==> flow/design.v <==
`timescale 1ns / 1ps
module debounce(pb_debounced, pb, clk);
    output pb_debounced;
    input pb;
    input clk;
    reg [3:0] DFF;
    always @(posedge clk) begin
        DFF[3:1] <= DFF[2:0];
        DFF[0] <= pb;
    end
    assign pb_debounced = (DFF == 4'b1111) ? 1'b1 : 1'b0;
endmodule
module button(clk, btn, rst_n);
    input clk;
    input btn;
    output reg rst_n;
    always @(posedge clk) begin
        rst_n <= ~btn;
    end
endmodule
module one_pulse(clk, signal, op);
    input clk;
    input signal;
    output reg op;
    reg delay;
    always @(posedge clk) begin
        if (signal == 1'b1 && delay == 1'b0)
            op <= 1'b1;
        else
            op <= 1'b0;
        delay <= signal;
    end
endmodule
`timescale 1ns / 1ps
module clock_divider(
    input clk,
    input rst_n,
    input [31:0] num,
    output reg clk_div
    );
    reg [31:0] count;
    wire enough;
    assign enough = count >= num - 32'd1;
    always @(posedge clk) begin
        if (~rst_n || !enough) begin
            clk_div <= 1'b0;
        end else begin            
            clk_div <= 1'b1;
        end
        if (~rst_n || enough) begin
            count <= 32'd0;
        end else begin            
            count <= count + 32'd1;
        end
    end
endmodule
`timescale 1ns / 1ps
module pulse_wave_gen(
    input clk,
    input rst,
    input sample_tick,
    input [15:0]wave_length,  
    input [6:0]amplitude,
    input [5:0] duty,
    output [7:0]out
    );
    wire [15:0] high_length;
    wire [15:0] low_length;
    assign high_length = (wave_length * duty) >> 6;
    assign low_length = wave_length - high_length;
    wire state_transition;
    reg state;
    reg [15:0]sample_count;
    parameter up = 1'b0;
    parameter down = 1'b1;
    always @(posedge clk) begin
        if (state_transition || ~rst) begin
            sample_count <= 16'd0;
        end else begin
            if (sample_tick) 
                sample_count <= sample_count + 16'd1;
            else
                sample_count <= sample_count;
        end
        if (~rst) begin
            state <= up;
        end else begin
            if (state_transition)
                state <= ~state;
            else
                state <= state;
        end
    end
    assign state_transition = (sample_count >= high_length && state == up) || (sample_count >= low_length && state == down);
    assign out = (state == down)? (8'd127 - amplitude) : (8'd127 + amplitude);
endmodule
`timescale 1ns / 1ps
module triangle_wave_gen(
    input clk,
    input rst,
    input sample_tick,
    input [15:0]wave_length,  
    input [6:0]amplitude,
    output [7:0]out
    );
    wire [15:0] first_half_length;
    wire [15:0] second_half_length;
    assign first_half_length = wave_length >> 1;
    assign second_half_length = wave_length - first_half_length;
    wire state_transition;
    reg state;
    reg [15:0]sample_count;
    parameter up = 1'b0;
    parameter down = 1'b1;
    always @(posedge clk) begin
        if (state_transition || ~rst) begin
            sample_count <= 16'd0;
        end else begin
            if (sample_tick) 
                sample_count <= sample_count + 16'd1;
            else
                sample_count <= sample_count;
        end
        if (~rst) begin
            state <= up;
        end else begin
            if (state_transition)
                state <= ~state;
            else
                state <= state;
        end
    end
    assign state_transition = (sample_count >= first_half_length && state == up) || (sample_count >= second_half_length && state == down);
    assign out = (state == up)? (sample_count * amplitude * 2 / first_half_length) + (8'd127 - amplitude) : ((second_half_length - sample_count)* amplitude * 2 / second_half_length) + (8'd127 - amplitude);
endmodule
`timescale 1ns / 1ps
module AD_envelope_gen(
    input clk,
    input rst,
    input sample_tick,
    input [15:0]attack_time,
    input [15:0]decay_time,
    input [6:0] amplitude,
    input note_pressed,
    output [7:0]envelope
    );
    wire note_start;
    one_pulse op1(clk, note_pressed, note_start);
    wire state_transition;
    reg [15:0] sample_count;
    reg [1:0] state;
    wire [1:0] next_state;
    parameter attack = 2'd0;
    parameter decay = 2'd1;
    parameter idle = 2'd2;
    assign state_transition = (sample_count >= attack_time && state == attack) || (sample_count >= decay_time && state == decay) || note_start;
    assign next_state = note_start ? attack : (state + 2'd1);
    always @(posedge clk) begin
        if (~rst) begin
            state <= idle;
        end else begin
            if (state_transition)
                state <= next_state;
            else
                state <= state;
        end
        if (~rst || state_transition) begin
            sample_count <= 16'd0;
        end else begin
            if (sample_tick) begin
                sample_count <= sample_count + 16'd1;
            end else begin
                sample_count <= sample_count;
            end
        end
    end
    reg [11:0] ve;
    always @(posedge clk) begin
        if (~rst) begin
            ve <= 8'd0;
        end else begin
            if (sample_tick) begin
                if (state == attack)
                    ve <= amplitude * sample_count / attack_time;
                else if (state == decay)
                    ve <= amplitude * (decay_time - sample_count) / decay_time;
                else
                    ve <= 8'd0;
            end else begin
                ve <= ve;
            end
        end
    end
    assign envelope = ve > 8'd255 ? 8'd255 : ve[7:0];
endmodule
`timescale 1ns / 1ps
module noise_gen(
    input clk,
    input rst,
    input clk_div,
    input [6:0] amplitude,
    output [7:0] out
    );
    reg [7:0] noise;
    always @(posedge clk) begin
        if (~rst) begin
            noise <= 8'd27;
        end else begin
            if (clk_div) begin
                noise[7] <= noise[6];
                noise[6] <= noise[5];
                noise[5] <= noise[4];
                noise[4] <= noise[3];
                noise[3] <= noise[2];
                noise[2] <= noise[1];
                noise[1] <= noise[0];
                noise[0] <= noise[3] ^ noise[7];
            end else begin
                noise <= noise;
            end
        end
    end
    assign out = ((noise * amplitude) / 16'd127) + 8'd127 - amplitude;
endmodule
`timescale 1ns / 1ps
module mixer(
    input clk,
    input rst,
    input sample_tick,
    input [7:0] in0,
    input [7:0] in1,
    input [7:0] in2,
    input [7:0] in3,
    output reg [7:0] out
    );
    reg [9:0] mixed_value;
    wire [7:0] next_value;
    wire [9:0] sum;
    assign sum = ((in0 + in1) + (in2 + in3));
    always @(posedge clk) begin
        if (~rst) begin
            mixed_value <= 10'd0;
            out <= 8'd127;
        end else begin
            mixed_value <= (sum > 10'd381)? sum - 10'd381 : 10'd0;
            out <= sample_tick ? next_value : out;
        end
    end
    assign next_value = (mixed_value > 10'd255)? 8'd255 : mixed_value[7:0];    
endmodule
`timescale 1ns / 1ps
module PWM_gen (
    input clk,
    input rst,
    input [7:0] duty,
    output reg PWM
);
reg [7:0] count;
always @(posedge clk) begin
    if (~rst) begin
        count <= 8'd0;
        PWM <= 1'b0;
    end else begin
        count <= count + 8'd1;
        if(count < duty)
            PWM <= 1'b1;
        else
            PWM <= 1'b0;
    end
end
endmodule
`timescale 1ns / 1ps
module synth_top(
    input clk,
    input rst,
    input btnL,
    input [15:0] sw,
    output [3:0] led,
	output pmod_1,	 
	output pmod_2,	 
	output pmod_4	 
    );
    wire trigger_noise;
    debounce dn(trigger_noise, btnL, clk);
    assign led = sw[3:0];
    assign pmod_2 = 1'd1;	 
    assign pmod_4 = 1'd1;	 
    wire sample_tick;
    wire noise_tick;
    wire rst_n;
    button br(clk, rst, rst_n);
    clock_divider cd(
        clk,
        rst_n,
        16'd1024,
        sample_tick
    );
    clock_divider cdn(
        clk,
        rst_n,
        {16'd0, 16'b1110_1110_0110_0001},
        noise_tick
    );
    wire wnotecd, wnotecd2;
    clock_divider cdnote(
        clk,
        rst_n,
        32'd250_000,
        wnotecd
    );
    clock_divider cdnote2(
        clk,
        rst_n,
        32'd125_000,
        wnotecd2
    );
    reg [15:0] pulse1_wave_len;
    reg [15:0] pulse2_wave_len;
    reg [15:0] tri_wave_len;
    parameter [0:31] score_amp1 = 32'b1111_1111_1111_1111_0000_0000_0000_0000;
    parameter [0:31] score_amp2 = 32'b1000_0010_1000_0000_0000_0000_0000_0000;
    reg [4:0] score_ptr;
    always @(posedge clk) begin
        if (score_ptr == 5'd0) begin
            pulse2_wave_len <= 16'd148;
        end else begin
            pulse2_wave_len <= 16'd187;
        end
        if (~rst_n) begin
            tri_wave_len <= 16'd1493;
        end else begin
            if (wnotecd) begin
                if (tri_wave_len == 16'd747) begin
                    tri_wave_len <= 16'd1493;
                end else begin
                    tri_wave_len <= 16'd747;
                end
            end else begin
                tri_wave_len <= tri_wave_len;
            end
        end
        if (~rst_n) begin
            pulse1_wave_len <= 16'd373;
        end else begin
            if (wnotecd2) begin
                if (pulse1_wave_len == 16'd373) begin
                    pulse1_wave_len <= 16'd333;
                end else if (pulse1_wave_len == 16'd333) begin
                    pulse1_wave_len <= 16'd296;
                end else if (pulse1_wave_len == 16'd296) begin
                    pulse1_wave_len <= 16'd249;
                end else begin
                    pulse1_wave_len <= 16'd373;
                end
            end else begin
                pulse1_wave_len <= pulse1_wave_len;
            end
        end
        if (~rst_n) begin
            score_ptr <= 5'd0;
        end else begin
            if (wnotecd2) begin
                score_ptr <= score_ptr + 5'd1;
            end else begin
                score_ptr <= score_ptr;
            end
        end
    end
    wire [7:0] pulse1_out;
    wire [7:0] pulse2_out;
    wire [7:0] triangle_out;
    wire [7:0] noise_out;
    wire [7:0] mixer_out;
    pulse_wave_gen pwg1(
        .clk(clk),
        .rst(rst_n),
        .sample_tick(sample_tick),
        .wave_length(pulse1_wave_len),  
        .amplitude(7'd7 * score_amp1[score_ptr]),
        .duty(31),
        .out(pulse1_out)
    );
    pulse_wave_gen pwg2(
        .clk(clk),
        .rst(rst_n),
        .sample_tick(sample_tick),
        .wave_length(pulse2_wave_len),  
        .amplitude(7'd15 * score_amp2[score_ptr]),
        .duty(8),
        .out(pulse2_out)
    );
    triangle_wave_gen twg(
        .clk(clk),
        .rst(rst_n),
        .sample_tick(sample_tick),
        .wave_length(tri_wave_len),  
        .amplitude(127),
        .out(triangle_out)
    );
    wire [7:0] noise_envelope;
    AD_envelope_gen noise_ad(
    .clk(clk),
    .rst(rst_n),
    .sample_tick(sample_tick),
    .attack_time(200),
    .decay_time(5000),
    .amplitude(127),
    .note_pressed(trigger_noise),
    .envelope(noise_envelope)
    );
    noise_gen ng(
        .clk(clk),
        .rst(rst_n),
        .clk_div(noise_tick),
        .amplitude(noise_envelope),
        .out(noise_out)
    );
    reg [7:0] pulse1;
    reg [7:0] pulse2;
    reg [7:0] triangle;
    reg [7:0] noise;
    always @(posedge clk) begin
        if (sw[3])
            pulse1 <= pulse1_out;
        else
            pulse1 <= 8'd127;
        if (sw[2])
            pulse2 <= pulse2_out;
        else
            pulse2 <= 8'd127;
        if (sw[1])
            triangle <= triangle_out;
        else
            triangle <= 8'd127;
        if (sw[0])
            noise <= noise_out;
        else
            noise <= 8'd127;
    end
    mixer mx(
        .clk(clk),
        .rst(rst_n),
        .sample_tick(sample_tick),
        .in0(pulse1),
        .in1(pulse2),
        .in2(triangle),
        .in3(noise),
        .out(mixer_out)
    );
    PWM_gen audio_out(
        .clk(clk),
        .rst(rst_n),
        .duty(mixer_out),
        .PWM(pmod_1)
    );
endmodule
Tool chain data of synth_top. Tool output for the design above, in the order of the flow. Lines are those of the file above, counted from 1. Operators carry their Yosys type and port widths (W data, S select, Z words). Library cell names are shortened. The mark - stands for no value.

Design top: synth_top. Clock port: clk. Library: sky130hd. Corner: tt_025C_1v80.

Word level. Yosys after proc, flatten, opt, wreduce and memory -nomap, before mapping. Enables and synchronous resets that opt folds into registers are not counted as muxes. Memory bits, and registers merged into a memory's read port (data or address), are not among the register bits. Print and check cells are not counted. Equal cells are merged and count once.

The entry for bits in registers reads 332. Output and inout bits: 7. Word-level cells: 165.

For $add $sub $neg the number is 27. Multipliers: 8. For div/mod/pow operators the number is 5. The entry for order comparisons reads 16. The entry for eq/ne operators reads 6. For shifts and indexed selects the number is 2. For multiplexer cells the number is 20. The entry for bitwise operators reads 7. Reduce/logical cells: 33.

Operator list (number): $div A32 B16 Y32 (1); $div A32 B15 Y32 (1); $mul A32 B7 Y31 const B (1); $mul A7 B16 Y16 const A (2); $div A16 B13 Y16 const B (1); $mul A16 B7 Y23 const B (1); $div A16 B8 Y16 const B (1); $add A32 B1 Y32 const B (4); $div A16 B7 Y16 const B (1); $mul A8 B7 Y15 (1); $mul A16 B5 Y16 const B (1); $add A16 B1 Y16 const B (4); $shiftx A32 B6 Y1 const A (2); $ge A16 B16 Y1 (3); $eq A16 B9 Y1 const B (3); $ge A32 B10 Y1 const B (1); $ge A32 B16 Y1 const B (1); $ge A32 B17 Y1 const B (1); $ge A32 B18 Y1 const B (1); $mux W8 (4); $mux W9 (3); $mux W12 (2); $add A8 B8 Y9 (2); $logic_or A1 B1 Y1 (17); $sub A16 B16 Y17 (1); $sub A13 B16 Y16 const A (1); $sub A16 B10 Y16 (1); $ge A16 B10 Y1 (1).

Other operator kinds: 39; their cells: 61.

Longest topological paths. Longest topological path by Yosys (ltp), each cell counted once; first at word level (registers and memories cut), then after technology mapping (sequential cells cut; the memories' decode and read muxes count).

Word-level depth: 6. The entry for ABC_AREA reads 0. The entry for gate-level depth with buffers reads 502.

After synthesis. The flow's flattened synthesis, as Yosys stat reports it; memories are mapped. The netlist is that of the ABC_AREA named above (0 if unset); the other value can give another one. Totals and module areas in this step are rounded.

Cells by type: ha_1 (number 783, total area 9.8E+03 µm²); dfxtp_1 (number 291, total area 5.83E+03 µm²); fa_1 (number 240, total area 4.8E+03 µm²); xnor2_1 (number 309, total area 2.71E+03 µm²); o21a_1 (number 266, total area 2E+03 µm²); nand2_1 (number 529, total area 1.99E+03 µm²); a21oi_1 (number 385, total area 1.93E+03 µm²); nor2_1 (number 479, total area 1.8E+03 µm²); inv_1 (number 475, total area 1782.96 µm²); nor3_1 (number 296, total area 1.48E+03 µm²); xor2_1 (number 166, total area 1.45E+03 µm²); o21ai_0 (number 236, total area 1.18E+03 µm²); o31ai_1 (number 147, total area 1.1E+03 µm²); mux2_2 (number 86, total area 968.429 µm²); a21o_1 (number 127, total area 953.414 µm²); nand3_1 (number 123, total area 615.59 µm²); mux2i_1 (number 60, total area 600.576 µm²); nor2b_1 (number 89, total area 556.784 µm²).

Other cell types: 110; their cells: 1316.

For cell count the number is 6403. The figure for cell area after synthesis is 51100 µm². For sequential area the number is 5830 µm². For mapped flip-flops the number is 291. The figure for buffers is 158.

The figures by module come from a second, unflattened synthesis with its own total; it is not the netlist above.

The entry for cells (unflattened synthesis) reads 9683. The figure for area (unflattened synthesis) is 75200 µm².

Rows give one instance, submodules left out.

Modules: triangle_wave_gen (instances 1, cells 4647, area 33700 µm², seq. area 340 µm²); AD_envelope_gen (instances 1, cells 1855, area 14400 µm², seq. area 601 µm²); clock_divider (instances 4, cells 316, area 2690 µm², seq. area 661 µm²); pulse_wave_gen (instances 2, cells 488, area 4100 µm², seq. area 340 µm²); noise_gen (instances 1, cells 537, area 4260 µm², seq. area 160 µm²); mixer (instances 1, cells 193, area 1660 µm², seq. area 360 µm²); synth_top (instances 1, cells 145, area 1590 µm², seq. area 961 µm²); PWM_gen (instances 1, cells 56, area 499 µm², seq. area 180 µm²); debounce (instances 1, cells 5, area 88.8 µm², seq. area 80.1 µm²); one_pulse (instances 1, cells 3, area 53.8 µm², seq. area 40.0 µm²); button (instances 1, cells 2, area 23.8 µm², seq. area 20.0 µm²).

Path before layout. Path of least setup slack by OpenSTA after synthesis, without wires, with an ideal clock, recovery checks aside; 20% of the period is set as input and as output delay. Where synthesis merged equal registers, the netlist keeps one of their names.

Path kind: register to register. From: reg twg.state. To: reg triangle[0]. For period the number is 100.0 ns. For library setup time the number is 0.147 ns. For time at the first pin the number is 0.000 ns. The figure for arrival is 100.120 ns. The entry for data required time reads 99.853 ns. Setup slack: -0.267 ns. The figure for path delay is 100.267 ns. Under stages on the path stands 471. Buffers on the path: 49. The entry for synthesis period reached reads 100.267 ns.

"path delay" = arrival - input delay + setup time. "stages on the path" counts driving pins, that of a launching flip-flop among them; a cell with two outputs on the path counts twice. "synthesis period reached" is the clock period less the worst setup slack; recovery checks do not enter. This is arithmetic on one report: input and output delays are still those of the set period (20% each). At most two assigning lines are given for a register; there are more.

Cell sequence: dfxtp_1 -> buf_2 -> clkbuf_1 -> clkbuf_1 -> clkbuf_1 -> buf_1 -> buf_1 -> clkbuf_1 -> mux2i_1 -> ha_1 -> o21a_1 -> o21ai_0 -> or3_1 -> o211ai_1 -> ha_1 -> o211ai_1 -> a31oi_1 -> o21a_1 -> [435 not listed] -> a21oi_1 -> nor2b_1 -> o21ai_0 -> nand2b_1 -> a21oi_1 -> nor2b_1 -> o21ai_0 -> nand2b_1 -> a21oi_1 -> nor2b_1 -> o21ai_0 -> nand2b_1 -> a211oi_1 -> nand4_1 -> nor2_1 -> nand3_1 -> a2111oi_0 -> o2111ai_1.

RTL lines, path after synthesis: start, declared (line 111) `reg state;`; start, assigned (line 125) `state <= up;`; start, assigned (line 128) `state <= ~state;`; end, assigned (line 432) `triangle <= triangle_out;`; end, assigned (line 434) `triangle <= 8'd127;`; end, declared (line 420) `reg [7:0] triangle;`.

Chain of elaborated cells between the ends: none given.

Timing after layout. From the final timing report of flow run A: the path of least setup slack in the routed layout; clock arrival at registers is part of the times.

Path kind: register to register. From: reg tri_wave_len[8]. To: reg triangle[0]. For period the number is 100.0 ns. For library setup time the number is 0.16 ns. For time at the first pin the number is 0.61 ns. The figure for arrival is 94.13 ns. The entry for data required time reads 100.42 ns. Setup slack: 6.29 ns. Under stages on the path stands 462. Buffers on the path: 20.

Between the ends stands the longest chain of elaborated cells between them, by number of cells; it is not shown to be the way that was timed. Of several equally long chains one is given. Each line given opens the expression or statement behind the cell; cells for indexed reads and writes are added by Yosys, which also makes memories of some case tables. At most two assigning lines are given for a register; there are more.

Cell sequence: dfxtp_2 -> clkinvlp_4 -> buf_4 -> ha_1 -> ha_2 -> a211oi_1 -> o21ai_0 -> buf_4 -> o311ai_4 -> nand2_4 -> ha_1 -> nor3_1 -> a21oi_1 -> ha_1 -> o21a_1 -> o21ai_2 -> or2_2 -> a21o_1 -> [426 not listed] -> nor2b_1 -> o21ai_0 -> nand2b_1 -> a21oi_1 -> nor2b_1 -> o21ai_0 -> nand2b_1 -> a21oi_1 -> nor2b_1 -> o21ai_0 -> nand2b_1 -> a211oi_1 -> buf_4 -> nand4_1 -> nor2_1 -> nand3_1 -> a2111oi_2 -> o2111ai_2. For length of the longest elaborated chain the number is 5.

RTL lines, path post-layout: start, declared (line 319) `reg [15:0] tri_wave_len;`; start, assigned (line 330) `tri_wave_len <= 16'd1493;`; start, assigned (line 339) `tri_wave_len <= tri_wave_len;`; $sub A16 B15 Y16 (line 109) `assign second_half_length = wave_length - first_half_length;`; $sub A16 B16 Y17 (line 134) `assign out = (state == up)? (sample_count * amplitude * 2 / first_half_length) + (8'd127 - amplitude) : ((seco ...`; $mul A32 B7 Y31 (line 134); $div A32 B16 Y32 (line 134); $mux W8 (line 134); end, assigned (line 432) `triangle <= triangle_out;`; end, assigned (line 434) `triangle <= 8'd127;`; end, declared (line 420) `reg [7:0] triangle;`.

Stored flow runs of synth_top (6 of them; Yosys, OpenROAD, sky130hd). They differ in their settings and are not a sequence. Constraints: input delay and output delay 20% of the set period each, output load 0.01 pF. By "worst path time" is meant the share of the clock period that the worst setup path is allowed (20% is reserved at inputs, 20% at outputs), minus its slack. Clock arrival times at its registers enter into it. Values from the reports are rounded here.

Flow run A has these settings: CORE_ASPECT_RATIO 0.89; CORE_MARGIN 10; CORE_UTILIZATION 36; SLEW_MARGIN 5; period_ns 100.0; CAP_MARGIN 20. The measured mapped cell area after synthesis is 51100 µm². The area inside the die boundary stands at 157000 µm². For the standard-cell area after layout the run shows 56900 µm². The total negative slack is 0.000 ns. The worst path time reads 93.71 ns. Critical path type: register to register. The worst setup slack after layout is 6.29 ns. The worst-case hold slack stands at 0.353 ns.

Flow run B has these settings: CORE_UTILIZATION 40; SETUP_SLACK_MARGIN 1.64; period_ns 95.5; CAP_MARGIN 20; CORE_MARGIN 2; SLEW_MARGIN 20. The worst path time reads 89.01 ns. Critical path type: register to register. The area inside the die boundary stands at 131000 µm². The worst setup slack after layout is 6.49 ns. The total negative slack is 0.000 ns. For the standard-cell area after layout the run shows 58100 µm². The worst-case hold slack stands at 0.350 ns. The measured mapped cell area after synthesis is 51100 µm².

Flow run C has these settings: ABC_AREA 1; CORE_ASPECT_RATIO 0.89; CORE_MARGIN 10; CORE_UTILIZATION 46; CTS_CLUSTER_SIZE 11; GPL_TIMING_DRIVEN 0; MAX_ROUTING_LAYER met5; PLACE_DENSITY 0.62; SETUP_SLACK_MARGIN 3.78; SLEW_MARGIN 10; TNS_END_PERCENT 50; period_ns 100.0; CAP_MARGIN 20. The worst-case hold slack stands at 0.347 ns. The total negative slack is 0.000 ns. The measured mapped cell area after synthesis is 53300 µm². The area inside the die boundary stands at 130000 µm². The worst path time reads 87.95 ns. Critical path type: register to register. The worst setup slack after layout is 12.0 ns. For the standard-cell area after layout the run shows 58500 µm².

Flow run D has these settings: ABC_AREA 0; CAP_MARGIN 10; CELL_PAD_IN_SITES_DETAIL_PLACEMENT 2; CELL_PAD_IN_SITES_GLOBAL_PLACEMENT 2; CORE_ASPECT_RATIO 0.83; CORE_MARGIN 4; CORE_UTILIZATION 38; CTS_CLUSTER_DIAMETER 351; GPL_ROUTABILITY_DRIVEN 1; HOLD_SLACK_MARGIN -0.01; MIN_ROUTING_LAYER met1; PLACE_DENSITY 0.89; SETUP_SLACK_MARGIN 1.81; SLEW_MARGIN 0; period_ns 153.0. The measured mapped cell area after synthesis is 51100 µm². The worst path time reads 119.63 ns. Critical path type: register to register. The area inside the die boundary stands at 140000 µm². The worst-case hold slack stands at 0.355 ns. The worst setup slack after layout is 33.4 ns. For the standard-cell area after layout the run shows 54900 µm². The total negative slack is 0.000 ns.

Flow run E has these settings: CAP_MARGIN 40; CORE_MARGIN 2; CORE_UTILIZATION 44; CTS_CLUSTER_DIAMETER 383; GPL_ROUTABILITY_DRIVEN 0; SETUP_SLACK_MARGIN 5.0; period_ns 52.9; SLEW_MARGIN 20. The worst setup slack after layout is -30.5 ns. The worst-case hold slack stands at 0.345 ns. The measured mapped cell area after synthesis is 51100 µm². The worst path time reads 83.45 ns. Critical path type: register to register. The area inside the die boundary stands at 119000 µm². The total negative slack is -144 ns. For the standard-cell area after layout the run shows 72300 µm².

Flow run F has these settings: ABC_AREA 1; CAP_MARGIN 10; CORE_MARGIN 5; CORE_UTILIZATION 24; CTS_CLUSTER_DIAMETER 383; GPL_ROUTABILITY_DRIVEN 1; MIN_ROUTING_LAYER met2; PLACE_DENSITY 0.47; SETUP_SLACK_MARGIN 5.0; period_ns 105.0; SLEW_MARGIN 20. For the standard-cell area after layout the run shows 59300 µm². The worst path time reads 89.61 ns. Critical path type: register to register. The area inside the die boundary stands at 232000 µm². The worst setup slack after layout is 15.4 ns. The measured mapped cell area after synthesis is 53300 µm². The total negative slack is 0.000 ns. The worst-case hold slack stands at 0.349 ns.
